==> flow/design.v <==
`timescale 1ns / 1ps
module alu(
        oe,
        opcode,
        in1,
        in2,
        carry,
        out,
        flags
    );
parameter width = 16;
parameter flags_width = 5;
input                       oe;
input [3:0]                 opcode;
input [width-1 : 0]         in1;
input [width-1 : 0]         in2;
input                       carry;
output[width-1 : 0]         out;
output[flags_width-1 : 0]   flags;   
reg [width-1 : 0]           result;
reg                         p, s, z, o, c;
always @(*) begin
    case(opcode)
        0: begin
            {c, result} = in1 + in2 + carry;
            o = (in1[width-1] == in2[width-1]) && (in1[width-1] != result[width-1]);
        end
        1: begin
            {c, result} = in1 - in2 - carry;
            o = (in1[width-1] != in2[width-1]) && (in1[width-1] != result[width-1]);
        end
        2: begin
            {c, result} = in2 - in1 - carry;
            o = (in2[width-1] != in1[width-1]) && (in2[width-1] != result[width-1]);
        end
        4: begin
            result = in1 & in2;
            c = 0;
            o = 0;
        end
        5: begin
            result = in1 | in2;
            c = 0;
            o = 0;
        end
        6: begin
            result = in1 ^ in2;
            c = 0;
            o = 0;
        end
        3: begin
            result = ~(in1 | in2);
            c = 0;
            o = 0;
        end
        7: begin
            result = (in1 << 1) | (in2 << 1);
            c = in1[width-1] | in2[width - 1];
            o = result[width-1] != c;
        end
        8: begin
            result = (in1 >> 1) | (in2 >> 1);
            c = in1[0] | in2[0];
            o = in1[width-1] | in2[width-1];
        end
        9: begin
            result = {in1[width-1], in1[width-1:1]} | {in2[width-1], in2[width-1:1]};
            c = in1[0] | in2[0];
            o = 0;
        end
        default: begin
            result = 0;
            c = 0;
            o = 0;
        end
    endcase
    z = result == 0;
    s = result[width-1];
    p = ~^result;
end
assign out = oe ? result : 0;
assign flags = {p, s, z, o, c};
endmodule
`timescale 1ns / 1ps
module bus(
        alu_in,
        ram_in,
        ram_out,
        io_in,
        io_out,
        regs_in,
        regs_out,
        cp_in,
        cp_out,
        ind_in,
        ind_out,
        am_out,
        aie_out,
        t1_out,
        t2_out,
        offset_in,
        ri_out,
        disp_out
    );
parameter width = 16;
input [width-1 : 0] alu_in;
input [width-1 : 0] ram_in;
input [width-1 : 0] io_in;
input [width-1 : 0] regs_in;
input [width-1 : 0] cp_in;
input [width-1 : 0] ind_in;
input [width-1 : 0] offset_in;
output[width-1 : 0] am_out;
output[width-1 : 0] aie_out;
output[width-1 : 0] t1_out;
output[width-1 : 0] t2_out;
output[width-1 : 0] ri_out;
output[width-1 : 0] ram_out;
output[width-1 : 0] io_out;
output[width-1 : 0] regs_out;
output[width-1 : 0] cp_out;
output[width-1 : 0] ind_out;
output[width-1 : 0] disp_out;
wire [width-1 : 0]  bus;
assign bus = alu_in | ram_in | io_in | regs_in | cp_in | ind_in | offset_in;
assign am_out = bus;
assign aie_out = bus;
assign ram_out = bus;
assign io_out = bus;
assign regs_out = bus;
assign cp_out = bus;
assign ind_out = bus;
assign t1_out = bus;
assign t2_out = bus;
assign ri_out = bus;
assign disp_out = bus;
endmodule
`timescale 1ns / 1ps
module register(
        clk,
        rst,
        oe,
        we,
        in,
        out,
        disp_out
    );
parameter width = 16;
input               clk;
input               rst;
input               oe;
input               we;
input [width-1 : 0] in;
output[width-1 : 0] out;
output[width-1 : 0] disp_out;
reg [width-1 : 0]   data;
always @(posedge clk) begin
    if(rst)
        data <= 0;
    else if(we)
        data <= in;
end
assign out = oe ? data : 0;
assign disp_out = data;
endmodule
`timescale 1ns / 1ps
module registers(
        clk,
        oe,
        we,
        addr,
        in,
        out,
        disp_addr,
        disp_out
    );
parameter width = 16;
parameter depth = 8;
parameter addr_width = 3;
input clk;
input oe;
input we;
input [addr_width-1 : 0]    addr;
input [width-1 : 0]         in;
output[width-1 : 0]         out;
input [addr_width-1 : 0]    disp_addr;
output[width-1 : 0]         disp_out;
reg [width-1 : 0]           regs[depth-1 : 0];
always @(posedge clk) begin
    if(we)
        regs[addr] <= in;
end
assign out = oe ? regs[addr] : 0;
assign disp_out = regs[disp_addr];
endmodule
`timescale 1ns / 1ps
module uc(
        clk,
        rst,
        ri,
        ind,
        regs_addr,
        regs_oe,
        regs_we,
        alu_oe,
        alu_carry,
        alu_opcode,
        ram_oe,
        ram_we,
        io_oe,
        io_we,
        cp_oe,
        cp_we,
        ind_sel,
        ind_oe,
        ind_we,
        am_oe,
        am_we,
        aie_oe,
        aie_we,
        t1_oe,
        t1_we,
        t2_oe,
        t2_we,
        ri_oe,
        ri_we,
        disp_state
    );
parameter word_width =          16;
parameter state_width =         16;
input                           clk;
input                           rst;
input [word_width-1 : 0]        ri;
input [word_width-1 : 0]        ind;
output reg                      alu_oe;
output reg                      alu_carry;
output reg[3 : 0]               alu_opcode;
output reg                      ram_oe;
output reg                      ram_we;
output reg                      io_oe;
output reg                      io_we;
output reg[2 : 0]               regs_addr;
output reg                      regs_oe;
output reg                      regs_we;
output reg                      cp_oe;
output reg                      cp_we;
output reg                      ind_sel;         
output reg                      ind_oe;
output reg                      ind_we;
output reg                      am_oe;
output reg                      am_we;
output reg                      aie_oe;
output reg                      aie_we;
output reg                      t1_oe;
output reg                      t1_we;
output reg                      t2_oe;
output reg                      t2_we;
output reg                      ri_oe;           
output reg                      ri_we;
output[state_width-1 : 0]       disp_state;
wire [0:6]                      cop;
wire                            d;
wire [0:1]                      mod;
wire [0:2]                      rg;
wire [0:2]                      rm;
wire [0:3]							  jump_val;
assign jump_val = {ri[4], ri[5], ri[6], ri[7]};
assign cop  = {ri[0], ri[1], ri[2], ri[3], ri[4], ri[5], ri[6]};
assign d    = {ri[7]};
assign mod  = {ri[8], ri[9]};
assign rg   = {ri[10], ri[11], ri[12]};
assign rm   = {ri[13], ri[14], ri[15]};
reg [state_width-1 : 0] state, state_next;
reg [state_width-1 : 0] decoded_src, decoded_src_next;       
reg [state_width-1 : 0] decoded_dst, decoded_dst_next;       
reg [state_width-1 : 0] decoded_exec, decoded_exec_next;     
reg [state_width-1 : 0] decoded_store, decoded_store_next;   
reg decoded_d, decoded_d_next;                               
always @(posedge clk) begin
    state <= 'h00;
    if(!rst) begin
        state <= state_next;
        if(state == 'h20) begin
            decoded_src <= decoded_src_next;
            decoded_dst <= decoded_dst_next;
            decoded_exec <= decoded_exec_next;
            decoded_store <= decoded_store_next;
            decoded_d <= decoded_d_next;
        end
    end
end
always @(*) begin
    state_next = 'h00;
    decoded_src_next = 'h00;
    decoded_dst_next = 'h00;
    decoded_exec_next = 'h00;
    decoded_store_next = 'h00;
    decoded_d_next = 0;
    alu_oe = 0;
    alu_carry = 0;
    alu_opcode = 0;
    ram_oe = 0;
    ram_we = 0;
    io_oe = 0;
    io_we = 0;
    regs_addr = 0;
    regs_oe = 0;
    regs_we = 0;
    cp_oe = 0;
    cp_we = 0;
    ind_sel = 0;
    ind_oe = 0;
    ind_we = 0;
    am_oe = 0;
    am_we = 0;
    aie_oe = 0;
    aie_we = 0;
    t1_oe = 0;
    t1_we = 0;
    t2_oe = 0;
    t2_we = 0;
    ri_oe = 0;
    ri_we = 0;
    case(state)
        'h00: begin
            state_next = 'h10;
        end
        'h10: begin
            cp_oe = 1;
            am_we = 1;
            state_next = 'h10 + 1;
        end
        'h10 + 'd1: begin
            am_oe = 1;
            state_next = 'h10 + 2;
        end
        'h10 + 'd2: begin
            ram_oe = 1;
            ri_we = 1;
            state_next = 'h20;
        end
        'h20: begin
				if(cop[1] == 0)begin		 
					if(cop[3] == 0) begin	 
						if(cop[0] == 0) begin	 
							if(cop[2] == 0) begin	 
								if(cop[5] == 1)begin				 
									decoded_d_next      = d;
									decoded_dst_next    = (mod == 2'b11) || (d == 1) ? 'h50 : 'h54;
									decoded_exec_next   = 'h60;
									decoded_src_next    = (cop[0:6] == 7'b0000011 && mod != 2'b11) ? 'h130 : ((mod == 2'b11) || (d == 1) ? 'h50 : 'h54);
									decoded_store_next  = (mod == 2'b11) || (d == 1) ? 'h70 : 'h74;
								end
								else begin							 
									decoded_d_next      = d;
									decoded_dst_next    = (mod == 2'b11) || (d == 1) ? 'h50 : 'h54;
									decoded_exec_next   = 'h60;
									decoded_src_next    = (cop[4:6]== 3'b101 && mod != 2'b11) ? 'h60 : ((mod == 2'b11) || (d == 0) ? 'h40 : 'h44);
									decoded_store_next  =  cop[4:6]== 3'b101 ? 'h10 : ((mod == 2'b11) || (d == 1) ? 'h70 : 'h74);
								end
							end
							if(cop[2] == 1) begin	 
								if(cop[5] == 1)begin				 
									decoded_d_next      = d;
									decoded_dst_next    = (mod == 2'b11) || (d == 1) ? 'h50 : 'h54;
									decoded_exec_next   = 'h60;
									decoded_src_next    = 'h110;
									decoded_store_next  = (mod == 2'b11) || (d == 1) ? 'h70 : 'h74;
								end
								else begin							 
									decoded_d_next      = d;
									decoded_dst_next    = (mod == 2'b11) || (d == 1) ? 'h50 : 'h54;
									decoded_exec_next   = 'h60;
									decoded_src_next    = 'h110;
									decoded_store_next  =  cop[4:6]== 3'b101 ? 'h10 : ((mod == 2'b11) || (d == 1) ? 'h70 : 'h74);
								end
							end
						end
						if(cop[0] == 1) begin	 
									decoded_d_next      = d;
									decoded_dst_next    = (mod == 2'b11) || (d == 1) ? 'h50 : 'h54;
									decoded_exec_next   = 'h60;
									decoded_src_next    = (cop[0:6] == 7'b1000011 && mod != 2'b11) ? 'h160 : ((mod == 2'b11) || (d == 1) ? 'h50 : 'h54);
									decoded_store_next  = 'h80;
						end
					end
					if(cop[3] == 1) begin	 
						if(cop[0] == 0) begin	 
							if(cop[2] == 0) begin	 
								 decoded_d_next      = 0;
								 decoded_dst_next    = mod == 2'b11 ? 'h50 : 'h54;
								 decoded_src_next    = mod == 2'b11 ? 'h40 : 'h44;
								 decoded_exec_next   = 'h60;
								 decoded_store_next  = mod == 2'b11 ? 'h70 : 'h74; 
							end
						end
						if(cop[0] == 1) begin	 
							if(cop[2] == 0) begin	 
								decoded_src_next	  = 'h60;
							end
						end
					end
				end
				if(cop[1] == 1)begin		 
					if(cop[3] == 0) begin	 
						if(cop[0] == 0) begin	 
							if(cop[2] == 0) begin	 
								decoded_d_next      = d;
								decoded_dst_next    = (mod == 2'b11) || (d == 1) ? 'h50 : 'h54;
								decoded_src_next    = (mod == 2'b11) || (d == 0) ? 'h40 : 'h44;
								decoded_exec_next   = 'h64;
								decoded_store_next  = 'h80 ; 
							end
							if(cop[2] == 1) begin	 
								decoded_d_next      = d;
								decoded_dst_next    = (mod == 2'b11) || (d == 1) ? 'h50 : 'h54; 
								decoded_src_next    = 'h110;
								decoded_exec_next   = 'h64;
								decoded_store_next  = 'h80 ;
							end
						end
					end
					if(cop[3] == 1) begin	 
						if(cop[0] == 0) begin	 
							if(cop[2] == 0) begin	 
								decoded_d_next      = d;
								decoded_dst_next    = (mod == 2'b11) || (d == 1) ? 'h50 : 'h54;	 
								decoded_src_next    = (mod == 2'b11) || (d == 0) ? 'h40 : 'h44;
								decoded_exec_next   = 'h64;
								decoded_store_next  = (mod == 2'b11) || (d == 1) ? 'h70 : 'h74;	 
							end
							if(cop[2] == 1) begin	 
								decoded_d_next      = d;
								decoded_dst_next    = (mod == 2'b11) || (d == 1) ? 'h50 : 'h54; 
								decoded_src_next    = 'h110;
								decoded_exec_next   = 'h64;
								decoded_store_next  = (mod == 2'b11) || (d == 1) ? 'h70 : 'h74;
							end
						end
					end
				end			
					case(mod)
						 2'b00: begin
							  state_next = rm[0] ? 'h34 : 'h30;
						 end
						 2'b11: begin
							  state_next = decoded_src_next;
						 end
						 2'b10: begin
							  state_next = 'h90;
						 end
					endcase
        end
		  'h150:begin
				regs_addr = 3;
				regs_oe = 1;
				t2_we = 1;
				state_next = 'h150 + 1;
		  end
		  'h150 + 'd1:begin
				t1_oe = 0;
				t2_oe = 1;
				alu_opcode = 2;
				alu_carry = 1;
				alu_oe = 1;
				regs_addr = 3;
				regs_we = 1;
				t2_we = 1;
				am_we = 1;
				state_next = 'h150 + 2;
		  end
		  'h150 +'d2:begin
				am_oe = 1;
				ind_oe = 1;
				ram_we = 1;
				state_next = 'h120 + 3;
		  end
		  'h120:begin
				regs_addr = 3;
				regs_oe = 1;
				t2_we = 1;
				state_next = 'h120 + 1;
		  end
		  'h120 + 'd1:begin
				t1_oe = 0;
				t2_oe = 1;
				alu_opcode = 2;
				alu_carry = 1;
				alu_oe = 1;
				regs_addr = 3;
				regs_we = 1;
				t2_we = 1;
				am_we = 1;
				state_next = 'h120 + 2;
		  end
		  'h120 +'d2:begin
				am_oe = 1;
				t1_oe = 1;
				t2_oe = 0;
				alu_opcode = 5;
				alu_oe = 1;
				ram_we = 1;
				state_next = 'h120 + 3;
		  end
		  'h120+'d3:begin
				state_next = 'h80;
		  end
		  'h160:begin
				regs_addr = 3;
				regs_oe = 1;
				am_we = 1;
				t2_we = 1;
				state_next = 'h160 +1;
			end	
		  'h160 + 'd1:begin
				t2_oe = 1;
				alu_opcode = 0;
				alu_carry = 1;
				alu_oe = 1;
				regs_addr = 3;
				regs_we = 1;
				am_oe = 1;
				state_next = 'h160+2;
			end
		  'h160+ 'd2:begin
				ram_oe = 1;
				ind_we = 1;
				state_next = decoded_store;
			end
		  'h130:begin
				regs_addr = 3;
				regs_oe = 1;
				am_we = 1;
				t2_we = 1;
				state_next = 'h130 +1;
			end
			'h130 + 'd1:begin
				t1_oe = 0;
				t2_oe = 1;
				alu_opcode = 0;
				alu_carry = 1;
				alu_oe = 1;
				regs_addr = 3;
				regs_we = 1;
				am_oe = 1;
				state_next = 'h130+2;
			end
			'h130+ 'd2:begin
				ram_oe = 1;
				t2_we = 1;
				if(mod == 2'b11)
					state_next = 'h130+4;
				else
					state_next = 'h130+3;
			end
			'h130+ 'd3:begin
				t1_oe = 1;
				t2_oe = 0;
				alu_opcode = 5;
				alu_oe = 1;
				am_we = 1;
				state_next = 'h130+4;
			end
			'h130+ 'd4:begin
				t1_oe = 0;
				t2_oe = 1;
				alu_opcode = 5;
				alu_oe = 1;
				t1_we = 1;
				state_next = decoded_store;
			end
		  'h90: begin
				cp_oe = 1;
				t1_we = 1;
				state_next = 'h90 + 1;
		  end
		  'h90 + 'd1: begin
				t1_oe = 1;
            t2_oe = 0;
            alu_carry = 1;
            alu_opcode = 0;
				alu_oe = 1;
				cp_we = 1;
				state_next = rm[0] ? 'h34 : 'h30;
		  end
		  'h34: begin
            regs_addr = rm;
            regs_oe = 1;
            if(decoded_d)
                t2_we = 1;
            else
                t1_we = 1;
            if(mod == 2'b10)
					state_next = 'h100;
				else
					if(cop[2] == 1)
						state_next = 'h110;
					else
						state_next = decoded_src;
        end
		  'h30: begin
            regs_addr = rm[1] ? 7 : 6;
            regs_oe = 1;
            t1_we = 1;
            state_next = 'h30 + 1;
        end
        'h30 + 'd1: begin
            regs_addr = rm[2] ? 5 : 4;
            regs_oe = 1;
            t2_we = 1;
            state_next = 'h30 + 2;
        end
        'h30 + 'd2: begin
            t1_oe = 1;
            t2_oe = 1;
            alu_carry = 0;
            alu_opcode = 0;
            alu_oe = 1;
            if(decoded_d)
                t2_we = 1;
            else
                t1_we = 1;
				if(mod == 2'b10)
					state_next = 'h100;
				else
					if(cop[2] == 1)
						state_next = 'h110;
					else
						state_next = decoded_src;
        end
		  'h100: begin
				cp_oe = 1;
            am_we = 1;
				state_next = 'h100 + 1;
		  end
		  'h100 + 'd1: begin
				am_oe = 1;
				state_next = 'h100 + 2;
		  end
		  'h100 + 'd2: begin
				ram_oe = 1;
				if(decoded_d)
                t1_we = 1;
            else
                t2_we = 1;
				state_next = 'h100 + 3;
		  end
		  'h100 + 'd3: begin
				t1_oe = 1;
            t2_oe = 1;
            alu_carry = 0;
            alu_opcode = 0;
            alu_oe = 1;
            if(decoded_d)
                t2_we = 1;
            else
                t1_we = 1;
				if(cop[2] == 1)
					state_next = 'h110;
				else	
					state_next = decoded_src;
		  end
		  'h110: begin
				cp_oe = 1;
				t2_we = 1;
				state_next = 'h110 + 1;
		  end
		  'h110 + 'd1: begin
				t1_oe = 0;
				t2_oe = 1;
				alu_carry = 1;
            alu_opcode = 0;
				alu_oe = 1;
				cp_we = 1;
				state_next = 'h110 + 2;
		  end
		  'h110 + 'd2: begin
				cp_oe = 1;
				am_we = 1;
				state_next = 'h110 + 3;
		  end
		  'h110 + 'd3: begin
				am_oe = 1;
				state_next = 'h110 + 4;
		  end
		  'h110 + 'd4: begin
				ram_oe = 1;
				if(decoded_d)
                t1_we = 1;
            else
                t2_we = 1;
				state_next = decoded_dst;
		  end
        'h40: begin
            regs_addr = decoded_d ? rm : rg;
            regs_oe = 1;
            t2_we = 1;
            state_next = decoded_dst;
        end
        'h44: begin
            t1_oe = 0;
            t2_oe = 1;
            alu_opcode = 5;
            alu_oe = 1;
            am_we = 1;
            state_next = 'h44 + 1;
        end
        'h44 + 'd1: begin
            am_oe = 1;
            state_next = 'h44 + 2;
        end
        'h44 + 'd2: begin
            ram_oe = 1;
            t2_we = 1;
            state_next = decoded_dst;
        end
        'h50: begin
            regs_addr = decoded_d ? rg : rm;
            regs_oe = 1;
            t1_we = 1;
				if(cop[0:6] == 2)
					state_next = 'h120;
				else	if(cop[0:6] == 3)
					state_next = 'h130;
				else	if(cop[0:6] == 7'b1000010)
					state_next = 'h150;
				else	if(cop[0:6] == 7'b1000011)
					state_next = 'h160;
				else
					state_next = decoded_exec;
        end
        'h54: begin
            t1_oe = 1;
            t2_oe = 0;
            alu_opcode = 5;
            alu_oe = 1;
            am_we = 1;
            state_next = 'h54 + 1;
        end
        'h54 + 'd1: begin
            am_oe = 1;
            state_next = 'h54 + 2;
        end
        'h54 + 'd2: begin
            ram_oe = 1;
            t1_we = 1;
				if(cop[0:6] == 2)
					state_next = 'h120;
				else	if(cop[0:6] == 3)
					state_next = 'h130;
				else	if(cop[0:6] == 7'b1000010)
					state_next = 'h150;
				else	if(cop[0:6] == 7'b1000011)
					state_next = 'h160;
				else
					state_next = decoded_exec;
        end
        'h60: begin
					if(cop[0] == 0) begin  
						if(cop[3] == 1) begin
							t1_oe = 1;
							case(cop[4:6])
								 3'b000: begin                                
									  alu_carry = 1;
									  alu_opcode = 0;
								 end
								 3'b001: begin                                
									  alu_carry = 1;
									  alu_opcode = 1;
								 end
								 3'b010: begin                                
									  alu_carry = 0;
									  alu_opcode = 2;
								 end
								 3'b011: begin                                
									  alu_opcode = 3;
								 end
								 3'b100: alu_opcode = 7;                   
								 3'b101: alu_opcode = 8;                   
								 3'b110: alu_opcode = 9;                   
							endcase
							ind_sel = 1;
							ind_we = 1;
						end
						else begin
							case(cop[4:6])
								3'b000: begin												 
									t2_oe = 1;
									alu_opcode = 5;
								end
								3'b101:begin												 
									t1_oe = 1;
									alu_opcode = 5;
									cp_we = 1;
								end
							endcase
						end
						alu_oe = 1;
						t1_we = 1;
						state_next = decoded_store;
					end
					else begin 
						case(jump_val)
							4'b0000: begin									 
								if( (ind[4] | ind[2]) == 1 )
									state_next = 'h140;
								else state_next = 'h80;
							end
							4'b0001: begin									 
								if( ind[3] == 1 )
									state_next = 'h140;
								else state_next = 'h80;
							end
							4'b0010: begin									 
								if( ((ind[1]^ind[3]) | ind[2]) == 1 )
									state_next = 'h140;
								else state_next = 'h80;
							end
							4'b0011: begin									 
								if( (ind[1]^ind[3]) == 1 )
									state_next = 'h140;
								else state_next = 'h80;
							end
							4'b0100: begin									 
								if( ind[2] == 1 )
									state_next = 'h140;
								else state_next = 'h80;
							end
							4'b0101: begin									 
								if( ind[1] == 1 )
									state_next = 'h140;
								else state_next = 'h80;
							end
							4'b0110: begin									 
								if( ind[3] == 1 )
									state_next = 'h140;
								else state_next = 'h80;
							end
							4'b0111: begin									 
								if( ind[4] == 1 )
									state_next = 'h140;
								else state_next = 'h80;
							end
							4'b1000: begin									 
								if( (ind[4] | ind[2] ) == 0 )
									state_next = 'h140;
								else state_next = 'h80;
							end
							4'b1001: begin									 
								if( ind[0] == 0 )
									state_next = 'h140;
								else state_next = 'h80;
							end
							4'b1010: begin									 
								if( ((ind[1]^ind[3]) | ind[2]) == 0 )
									state_next = 'h140;
								else state_next = 'h80;
							end
							4'b1011: begin									 
								if( (ind[1]^ind[3]) == 0 )
									state_next = 'h140;
								else state_next = 'h80;
							end
							4'b1100: begin									 
								if( ind[2] == 0 )
									state_next = 'h140;
								else state_next = 'h80;
							end
							4'b1101: begin									 
								if( ind[1] == 0 )
									state_next = 'h140;
								else state_next = 'h80;
							end
							4'b1110: begin									 
								if( ind[3] == 0 )
									state_next = 'h140;
								else state_next = 'h80;
							end
							4'b1111: begin									 
								if( ind[4] == 0 )
									state_next = 'h140;
								else state_next = 'h80;
							end
						endcase
					end
        end
        'h64: begin
            t1_oe = 1;
            t2_oe = 1;
            case(cop[4:6])
                3'b000: begin                                
                    alu_carry = 0;
                    alu_opcode = 0;
                end
                3'b001: begin                                
                    alu_carry = ind[0];
                    alu_opcode = 0;
                end
                3'b010: begin                                
                    alu_carry = 0;
                    alu_opcode = 1;
                end
                3'b011: begin                                
                    alu_carry = ind[0];
                    alu_opcode = 1;
                end
                3'b100: alu_opcode = 4;                   
                3'b101: alu_opcode = 5;                    
                3'b110: alu_opcode = 6;                   
            endcase
            alu_oe = 1;
            t1_we = 1;
            ind_sel = 1;
            ind_we = 1;
            state_next = decoded_store;
        end
		  'h140:begin
				cp_oe = 1;
				t1_we = 1;
				state_next = 'h140 + 1;
		  end
		  'h140 + 'd1:begin
				ri_oe = 1;
				t2_we = 1;
				state_next = 'h140 + 2;
		  end
		  'h140 + 'd2:begin
				t1_oe = 1;
				t2_oe = 1;
				alu_opcode = 0;
				alu_carry = 0;
				alu_oe = 1;
				cp_we = 1;
				state_next = 'h10;
		  end
        'h70: begin
            t1_oe = 1;
            t2_oe = 0;
            alu_opcode = 5;
            alu_oe = 1;
            regs_addr = decoded_d ? rg : rm;
            regs_we = 1;
            state_next = 'h80;
        end
        'h74: begin
            t1_oe = 1;
            t2_oe = 0;
            alu_opcode = 5;
            alu_oe = 1;
            am_oe = 1;
            ram_we = 1;
            state_next = 'h74 + 1;
        end
        'h74 + 'd1: begin
            state_next = 'h80;
        end
        'h80: begin
            cp_oe = 1;
            t1_we = 1;
            state_next = 'h80 + 1;
        end
        'h80 + 'd1: begin
            t1_oe = 1;
            cp_we = 1;
            alu_oe = 1;
            alu_carry = 1;
            alu_opcode = 0;
            state_next = 'h10;
        end
        default: ;
    endcase
end
assign disp_state = state;
endmodule
`timescale 1ns / 1ps
module calc_didactic(
        clk,
        rst,
        mem_addr,
        mem_we,
        mem_wdata,
        mem_rdata
    );
parameter addr_width = 10;
parameter word_width = 16;
input                       clk;
input                       rst;
output[addr_width-1 : 0]    mem_addr;
output                      mem_we;
output[word_width-1 : 0]    mem_wdata;
input [word_width-1 : 0]    mem_rdata;
wire[word_width-1 : 0]      disp_cp, disp_ind, disp_am, disp_aie, disp_t1, disp_t2, disp_ri, disp_mag;
wire[word_width-1 : 0]      disp_state, disp_reg_data;
wire[word_width-1 : 0]      io_in;
wire                        io_oe, io_we;
wire                        cp_oe;
wire                        cp_we;
wire[word_width-1 : 0]      cp_in;
wire[word_width-1 : 0]      cp_out;
register #(word_width) cp(clk, rst, cp_oe, cp_we, cp_in, cp_out, disp_cp);
wire                        ind_oe;
wire                        ind_we;
wire[word_width-1 : 0]      ind_in;
wire[word_width-1 : 0]      ind_out;
register #(word_width) ind(clk, rst, ind_oe, ind_we, ind_in, ind_out, disp_ind);
wire                        am_oe;
wire                        am_we;
wire[word_width-1 : 0]      am_in;
wire[word_width-1 : 0]      am_out;
register #(word_width) am(clk, rst, am_oe, am_we, am_in, am_out, disp_am);
wire                        aie_oe;
wire                        aie_we;
wire[word_width-1 : 0]      aie_in;
wire[word_width-1 : 0]      aie_out;
register #(word_width) aie(clk, rst, aie_oe, aie_we, aie_in, aie_out, disp_aie);
wire                        t1_oe;
wire                        t1_we;
wire[word_width-1 : 0]      t1_in;
wire[word_width-1 : 0]      t1_out;
register #(word_width) t1(clk, rst, t1_oe, t1_we, t1_in, t1_out, disp_t1);
wire                        t2_oe;
wire                        t2_we;
wire[word_width-1 : 0]      t2_in;
wire[word_width-1 : 0]      t2_out;
register #(word_width) t2(clk, rst, t2_oe, t2_we, t2_in, t2_out, disp_t2);
wire                        ri_oe;
wire                        ri_we;
wire[word_width-1 : 0]      ri_in;
wire[word_width-1 : 0]      ri_out;
register #(word_width) ri(clk, rst, ri_oe, ri_we, ri_in, ri_out, disp_ri);
wire                        alu_oe;
wire[3 : 0]                 alu_opcode;
wire                        alu_carry;
wire[word_width-1 : 0]      alu_out;
wire[4 : 0]                 alu_flags;
alu #(word_width, 5) alu(alu_oe, alu_opcode, t1_out, t2_out, alu_carry, alu_out, alu_flags);
wire                        ram_oe;
wire                        ram_we;
wire[word_width-1 : 0]      ram_in;
wire[word_width-1 : 0]      ram_out;
assign mem_addr = am_out[addr_width-1 : 0];
assign mem_we = ram_we;
assign mem_wdata = ram_in;
assign ram_out = ram_oe ? mem_rdata : 0;
wire                        regs_oe;
wire                        regs_we;
wire[2 : 0]                 regs_addr;
wire[word_width-1 : 0]      regs_in;
wire[word_width-1 : 0]      regs_out;
registers #(word_width) regs(clk, regs_oe, regs_we, regs_addr, regs_in, regs_out, 3'b000, disp_reg_data);
wire                        ind_sel;
wire[word_width-1 : 0]      ind_mag;
assign ind_in = ind_sel ? alu_flags : ind_mag;
wire[word_width-1 : 0]      offset_out;
assign offset_out = {{8{ri_out[8]}}, ri_out[8], ri_out[9], ri_out[10], ri_out[11], ri_out[12], ri_out[13], ri_out[14], ri_out[15]};
bus #(word_width) mag(alu_out, ram_out, ram_in, {word_width{1'b0}}, io_in, regs_out, regs_in, cp_out, cp_in, ind_out, ind_mag, am_in, aie_in, t1_in, t2_in, offset_out, ri_in, disp_mag);
uc #(word_width) uc(clk, rst, disp_ri, disp_ind, regs_addr, regs_oe, regs_we, alu_oe, alu_carry, alu_opcode, ram_oe, ram_we, io_oe, io_we, cp_oe, cp_we, ind_sel, ind_oe, ind_we, am_oe, am_we, aie_oe, aie_we, t1_oe, t1_we, t2_oe, t2_we, ri_oe, ri_we, disp_state);
endmodule
Reports on calc_didactic:

Tool output for the design above, in the order of the flow.
Line numbers count from 1 in the design file above.
Operators carry their Yosys type and port widths (W data, S select, Z words).
A cell with n/a has no value.

* design top: calc_didactic
* clock port: clk
* cell library: sky130hd
* corner: tt_025C_1v80

Word level:

Counts by Yosys on the flattened word-level netlist (proc, flatten, opt, wreduce; memories kept). Register bits leave out memories and registers merged into their read ports (data or address). Print and check cells are left out.
Memory sizes are those after Yosys's memory passes, which may raise the word count (mostly to a power of two), join words into wider ones and drop unused or constant bits.

* memories: 1
* memory bits (writable): 128
* register bits after elaboration: 171

* bitwise gates (word level): 19
* reductions and logical operators: 53
* $add $sub $neg: 6
* equality and inequality tests: 99
* muxes and demuxes: 159

Memory list
* regs.regs: depth 8, bits a word 16, rd ports 1, wr ports 1, RTL line 188 `reg [width-1 : 0]           regs[depth-1 : 0];`

Operators by type and width (count)
* $mux W16: 67
* $pmux W16 S42: 1
* $eq A16 B9 Y1 const B: 27
* $pmux W16 S15: 1
* $eq A16 B7 Y1 const B: 13
* $pmux W16 S10: 1
* $mux W9: 15
* $or A16 B16 Y16: 8
* $eq A32 B1 Y1 const B: 3
* $logic_not A32 Y1: 3
* $eq A16 B6 Y1 const B: 5
* $eq A16 B8 Y1 const B: 4
* $eq A16 B5 Y1 const B: 3
* $pmux W16 S3: 1
* $eq A4 B4 Y1 const B: 10
* $mux W1: 40
* $mux W3: 12
* $sub A16 B16 Y17: 2
* $sub A17 B1 Y17: 2
* $logic_not A16 Y1: 2
* $or A32 B1 Y32: 1
* $eq A4 B3 Y1 const B: 8
* $reduce_or A7 Y1: 4
* $reduce_or A2 Y1: 13
* $pmux W4 S6: 1
* $reduce_or A11 Y1: 2
* $reduce_or A10 Y1: 2
* $reduce_or A18 Y1: 1

Not listed: further kinds 44, cells in them 84.

Depth:

Yosys ltp: most cells in a row. Word level: on the elaborated netlist, between registers, memories and ports. Mapped: between sequential cells and ports; inverters and the memories' decode and read muxes count.

* depth after elaboration: 22
* ABC_AREA: 0
* depth in mapped cells: 29
* mapped depth without buffers: 24

Synthesis result:

Yosys stat after the flow's synthesis: flattened, memories mapped to cells. It holds for the ABC_AREA given above (unset counts as 0); a run with the other value may have another netlist.

Cell types
* sky130_fd_sc_hd__edfxtp_1: count 141, total area 4.23E+03 um^2
* sky130_fd_sc_hd__dfxtp_1: count 98, total area 1.96E+03 um^2
* sky130_fd_sc_hd__ha_1: count 96, total area 1.2E+03 um^2
* sky130_fd_sc_hd__nand2_1: count 221, total area 829.546 um^2
* sky130_fd_sc_hd__nor2_1: count 164, total area 615.59 um^2
* sky130_fd_sc_hd__a211oi_1: count 77, total area 578.054 um^2
* sky130_fd_sc_hd__a21oi_1: count 98, total area 490.47 um^2
* sky130_fd_sc_hd__inv_1: count 103, total area 386.621 um^2
* sky130_fd_sc_hd__o21ai_0: count 74, total area 370.355 um^2
* sky130_fd_sc_hd__mux4_2: count 13, total area 292.781 um^2
* sky130_fd_sc_hd__nand3_1: count 53, total area 265.254 um^2
* sky130_fd_sc_hd__clkbuf_1: count 70, total area 262.752 um^2
* sky130_fd_sc_hd__xnor2_1: count 29, total area 253.994 um^2
* sky130_fd_sc_hd__mux2i_1: count 23, total area 230.221 um^2
* sky130_fd_sc_hd__and2_1: count 31, total area 193.936 um^2
* sky130_fd_sc_hd__nor3_1: count 38, total area 190.182 um^2
* sky130_fd_sc_hd__o211ai_1: count 23, total area 172.666 um^2
* sky130_fd_sc_hd__a21o_1: count 22, total area 165.158 um^2

Not listed: further types 97, cells in them 459.

* sequential part of the area: 6195.9 um^2
* chip area (Yosys): 16478.3 um^2
* flip-flops: 239
* mapped cells: 1833

By module: a second synthesis without flattening, with its own total; a netlist apart from the flattened one above.

* cells (unflattened synthesis): 2119
* area total of the unflattened synthesis: 19582.5 um^2

Rows give one instance, submodules left out.

By module
* registers (width=16): cells 361, times used 1, area 6138.4 um^2, seq. area 3843.7 um^2
* alu: cells 638, times used 1, area 4355.4 um^2, seq. area 0.0 um^2
* register (width=16): cells 69, times used 6, area 684.4 um^2, seq. area 320.3 um^2
* uc (word_width=16): cells 462, times used 1, area 3265.6 um^2, seq. area 550.5 um^2
* bus (width=16): cells 208, times used 1, area 1441.4 um^2, seq. area 0.0 um^2
* calc_didactic: cells 36, times used 1, area 275.3 um^2, seq. area 0.0 um^2

Timing after synthesis:

Path of least setup slack by OpenSTA after synthesis, without wires, with an ideal clock, recovery checks aside; 20% of the period is set as input and as output delay. Where synthesis merged equal registers, the netlist keeps one of their names.

* kind: register to output
* from: register uc.state[2]
* to: output mem_wdata[15]
* clock period: 10.0 ns
* launch time at the first pin: 0.000 ns
* arrival: 4.994 ns
* delay of the path: 4.994 ns
* stages: 22
* output delay: 2.000 ns
* path slack: 3.006 ns
* buffers on the path: 5
* data required time: 8.000 ns
* period reached after synthesis: 6.994 ns

"delay of the path" = arrival - input delay + setup time.
At an output port there is no setup time.
"stages": output pins that drive a net of the path, with the launching flip-flop's if there is one; two outputs of one cell count as two.
"period reached after synthesis" is the clock period less the worst setup slack; recovery checks do not enter. This is arithmetic on one report: input and output delays are still those of the set period (20% each).
The rows between start and end are the longest chain of elaborated cells between them; the timing report does not say that the signal goes this way. Where chains are equally long, one stands for them.
A line is the first line of the expression or statement that the cell stems from. Yosys adds cells for indexed reads and writes and turns some case tables into memories.

* cell sequence: sky130_fd_sc_hd__dfxtp_1 -> sky130_fd_sc_hd__buf_4 -> sky130_fd_sc_hd__buf_4 -> sky130_fd_sc_hd__or4_1 -> sky130_fd_sc_hd__clkbuf_1 -> sky130_fd_sc_hd__nor4_1 -> sky130_fd_sc_hd__a211o_1 -> sky130_fd_sc_hd__or2_2 -> sky130_fd_sc_hd__buf_2 -> sky130_fd_sc_hd__buf_1 -> sky130_fd_sc_hd__nand2_1 -> sky130_fd_sc_hd__ha_1 -> sky130_fd_sc_hd__inv_1 -> sky130_fd_sc_hd__ha_1 -> sky130_fd_sc_hd__a21o_1 -> sky130_fd_sc_hd__a21o_1 -> sky130_fd_sc_hd__a21o_1 -> sky130_fd_sc_hd__or3b_2 -> sky130_fd_sc_hd__o221ai_1 -> sky130_fd_sc_hd__xnor2_2 -> sky130_fd_sc_hd__a211oi_4 -> sky130_fd_sc_hd__o21bai_1
* length of the longest elaborated chain: 13
* elaborated cells between the ends (all ways): 103

Ends and longest elaborated chain, after synthesis
* start: declaration: RTL line 273 `reg [state_width-1 : 0] state, state_next;`
* start: assignment: RTL line 280 `state <= 'h00;`
* start: assignment: RTL line 282 `state <= state_next;`
* $eq A16 B9 Y1: RTL line 324 `case(state)`
* $reduce_or A11 Y1
* $pmux W1 S2: RTL line 324
* $mux W16: RTL line 163 `assign out = oe ? data : 0;`
* $sub A16 B16 Y17: RTL line 33 `{c, result} = in2 - in1 - carry;`
* $sub A17 B1 Y17: RTL line 33
* $pmux W16 S10: RTL line 23 `case(opcode)`
* $mux W16: RTL line 81 `assign out = oe ? result : 0;`
* $or A16 B16 Y16 (5 in a row): RTL line 125 `assign bus = alu_in | ram_in | io_in | regs_in | cp_in | ind_in | offset_in;`
* end: declaration: RTL line 990 `output[word_width-1 : 0]    mem_wdata;`

Timing after layout:

Path of least setup slack in the final report of run A (OpenROAD, finished layout, wires in). Where an end is a register, its clock arrival counts in the times.

* kind: register to output
* from: register uc.state[1]
* to: output mem_wdata[14]
* buffers on the path: 2
* data required time: 13.12 ns
* stages: 22
* clock period: 16.4 ns
* launch time at the first pin: 0.57 ns
* arrival: 7.98 ns
* output delay: 3.28 ns
* path slack: 5.14 ns

The rows between start and end are the longest chain of elaborated cells between them; the timing report does not say that the signal goes this way. Where chains are equally long, one stands for them.

* cell sequence: sky130_fd_sc_hd__dfxtp_1 -> sky130_fd_sc_hd__buf_4 -> sky130_fd_sc_hd__nor4bb_1 -> sky130_fd_sc_hd__a32oi_1 -> sky130_fd_sc_hd__o311a_1 -> sky130_fd_sc_hd__nand3_1 -> sky130_fd_sc_hd__nand2_1 -> sky130_fd_sc_hd__inv_1 -> sky130_fd_sc_hd__fa_1 -> sky130_fd_sc_hd__inv_1 -> sky130_fd_sc_hd__fa_1 -> sky130_fd_sc_hd__nand2_1 -> sky130_fd_sc_hd__a21o_1 -> sky130_fd_sc_hd__a21oi_1 -> sky130_fd_sc_hd__o21ai_0 -> sky130_fd_sc_hd__a31oi_1 -> sky130_fd_sc_hd__xor2_1 -> sky130_fd_sc_hd__o221ai_1 -> sky130_fd_sc_hd__a221oi_1 -> sky130_fd_sc_hd__o221a_2 -> sky130_fd_sc_hd__inv_1 -> sky130_fd_sc_hd__clkdlybuf4s50_1
* length of the longest elaborated chain: 13
* elaborated cells between the ends (all ways): 104

Ends and longest elaborated chain, after layout
* start: declaration: RTL line 273 `reg [state_width-1 : 0] state, state_next;`
* start: assignment: RTL line 280 `state <= 'h00;`
* start: assignment: RTL line 282 `state <= state_next;`
* $eq A16 B9 Y1: RTL line 324 `case(state)`
* $reduce_or A11 Y1
* $pmux W1 S2: RTL line 324
* $mux W16: RTL line 163 `assign out = oe ? data : 0;`
* $sub A16 B16 Y17: RTL line 33 `{c, result} = in2 - in1 - carry;`
* $sub A17 B1 Y17: RTL line 33
* $pmux W16 S10: RTL line 23 `case(opcode)`
* $mux W16: RTL line 81 `assign out = oe ? result : 0;`
* $or A16 B16 Y16 (5 in a row): RTL line 125 `assign bus = alu_in | ram_in | io_in | regs_in | cp_in | ind_in | offset_in;`
* end: declaration: RTL line 990 `output[word_width-1 : 0]    mem_wdata;`

Hand-over note for calc_didactic

Design calc_didactic on sky130hd. What follows are 4 stored runs of the flow, each under its own settings; their order means nothing. The constraints put input and output delay at 20% of the set period each and load the outputs with 0.01 pF.
"achieved period" means the clock period less the worst setup slack. The figure is calculated, with input and output delays left at 20% of the set period.
"time used up by the worst setup path": the worst setup path's part of the clock period (all of it between registers, 20% less for each end at a port) less its slack. A launch clock that arrives late makes it longer, a capture clock that arrives late makes it shorter.
By "total power of the final layout" is meant OpenSTA's value without simulated activity: inputs other than the clock are taken to toggle once in ten clock periods, and the tool carries that through the logic.

### Run A

Settings: `ABC_AREA=0`, `CELL_PAD_IN_SITES_GLOBAL_PLACEMENT=0`, `CORE_UTILIZATION=42`, `CTS_CLUSTER_SIZE=39`, `PLACE_DENSITY_LB_ADDON=0.28`, `SETUP_SLACK_MARGIN=1.99`, `TNS_END_PERCENT=45`, `period_ns=16.4`, `CAP_MARGIN=20`, `CORE_MARGIN=2`, `SLEW_MARGIN=20`

- Cell area after synthesis: 16478.3 um^2
- Time used up by the worst setup path: 7.98 ns
- Type of the worst setup path: register to output
- Post-route worst hold slack: 0.458 ns
- Achieved period: 11.255 ns
- Final design utilization: 47.3%
- Total power of the final layout: 0.00139 W
- Summed negative setup slack: 0.000 ns
- Full die area: 40834.3 um^2
- Setup slack of the worst path: 5.145 ns
- Standard-cell area after routing: 18285.0 um^2

### Run B

Settings: `CELL_PAD_IN_SITES_DETAIL_PLACEMENT=0`, `CELL_PAD_IN_SITES_GLOBAL_PLACEMENT=0`, `CORE_MARGIN=10`, `CTS_CLUSTER_SIZE=15`, `GPL_ROUTABILITY_DRIVEN=0`, `HOLD_SLACK_MARGIN=0.17`, `MAX_ROUTING_LAYER=met4`, `MIN_ROUTING_LAYER=met1`, `SLEW_MARGIN=40`, `period_ns=13.5`, `CAP_MARGIN=20`, `CORE_UTILIZATION=40`

- Cell area after synthesis: 16478.3 um^2
- Time used up by the worst setup path: 7.46 ns
- Type of the worst setup path: register to output
- Post-route worst hold slack: 0.453 ns
- Achieved period: 10.156 ns
- Final design utilization: 45.0%
- Total power of the final layout: 0.001739 W
- Summed negative setup slack: 0.000 ns
- Full die area: 49713.4 um^2
- Setup slack of the worst path: 3.344 ns
- Standard-cell area after routing: 18347.6 um^2

### Run C

Settings: `ABC_AREA=1`, `CAP_MARGIN=5`, `CELL_PAD_IN_SITES_DETAIL_PLACEMENT=0`, `CELL_PAD_IN_SITES_GLOBAL_PLACEMENT=3`, `CORE_ASPECT_RATIO=1.05`, `CORE_MARGIN=9`, `CORE_UTILIZATION=51`, `CTS_CLUSTER_SIZE=45`, `MAX_ROUTING_LAYER=met4`, `PLACE_DENSITY_LB_ADDON=0.12`, `SETUP_SLACK_MARGIN=0.91`, `SLEW_MARGIN=35`, `TNS_END_PERCENT=70`, `period_ns=5.57`

No final report: placement broke off with FLW-0024.

### Run D

Settings: `ABC_AREA=1`, `CAP_MARGIN=30`, `CELL_PAD_IN_SITES_DETAIL_PLACEMENT=2`, `CORE_ASPECT_RATIO=1.57`, `CORE_MARGIN=5`, `CORE_UTILIZATION=43`, `CTS_CLUSTER_DIAMETER=395`, `GPL_TIMING_DRIVEN=0`, `MAX_ROUTING_LAYER=met5`, `MIN_ROUTING_LAYER=met1`, `PLACE_DENSITY=0.65`, `SETUP_SLACK_MARGIN=-0.22`, `SLEW_MARGIN=10`, `TNS_END_PERCENT=90`, `period_ns=8.06`

No final report: routing broke off with GRT-0116.

End of note.
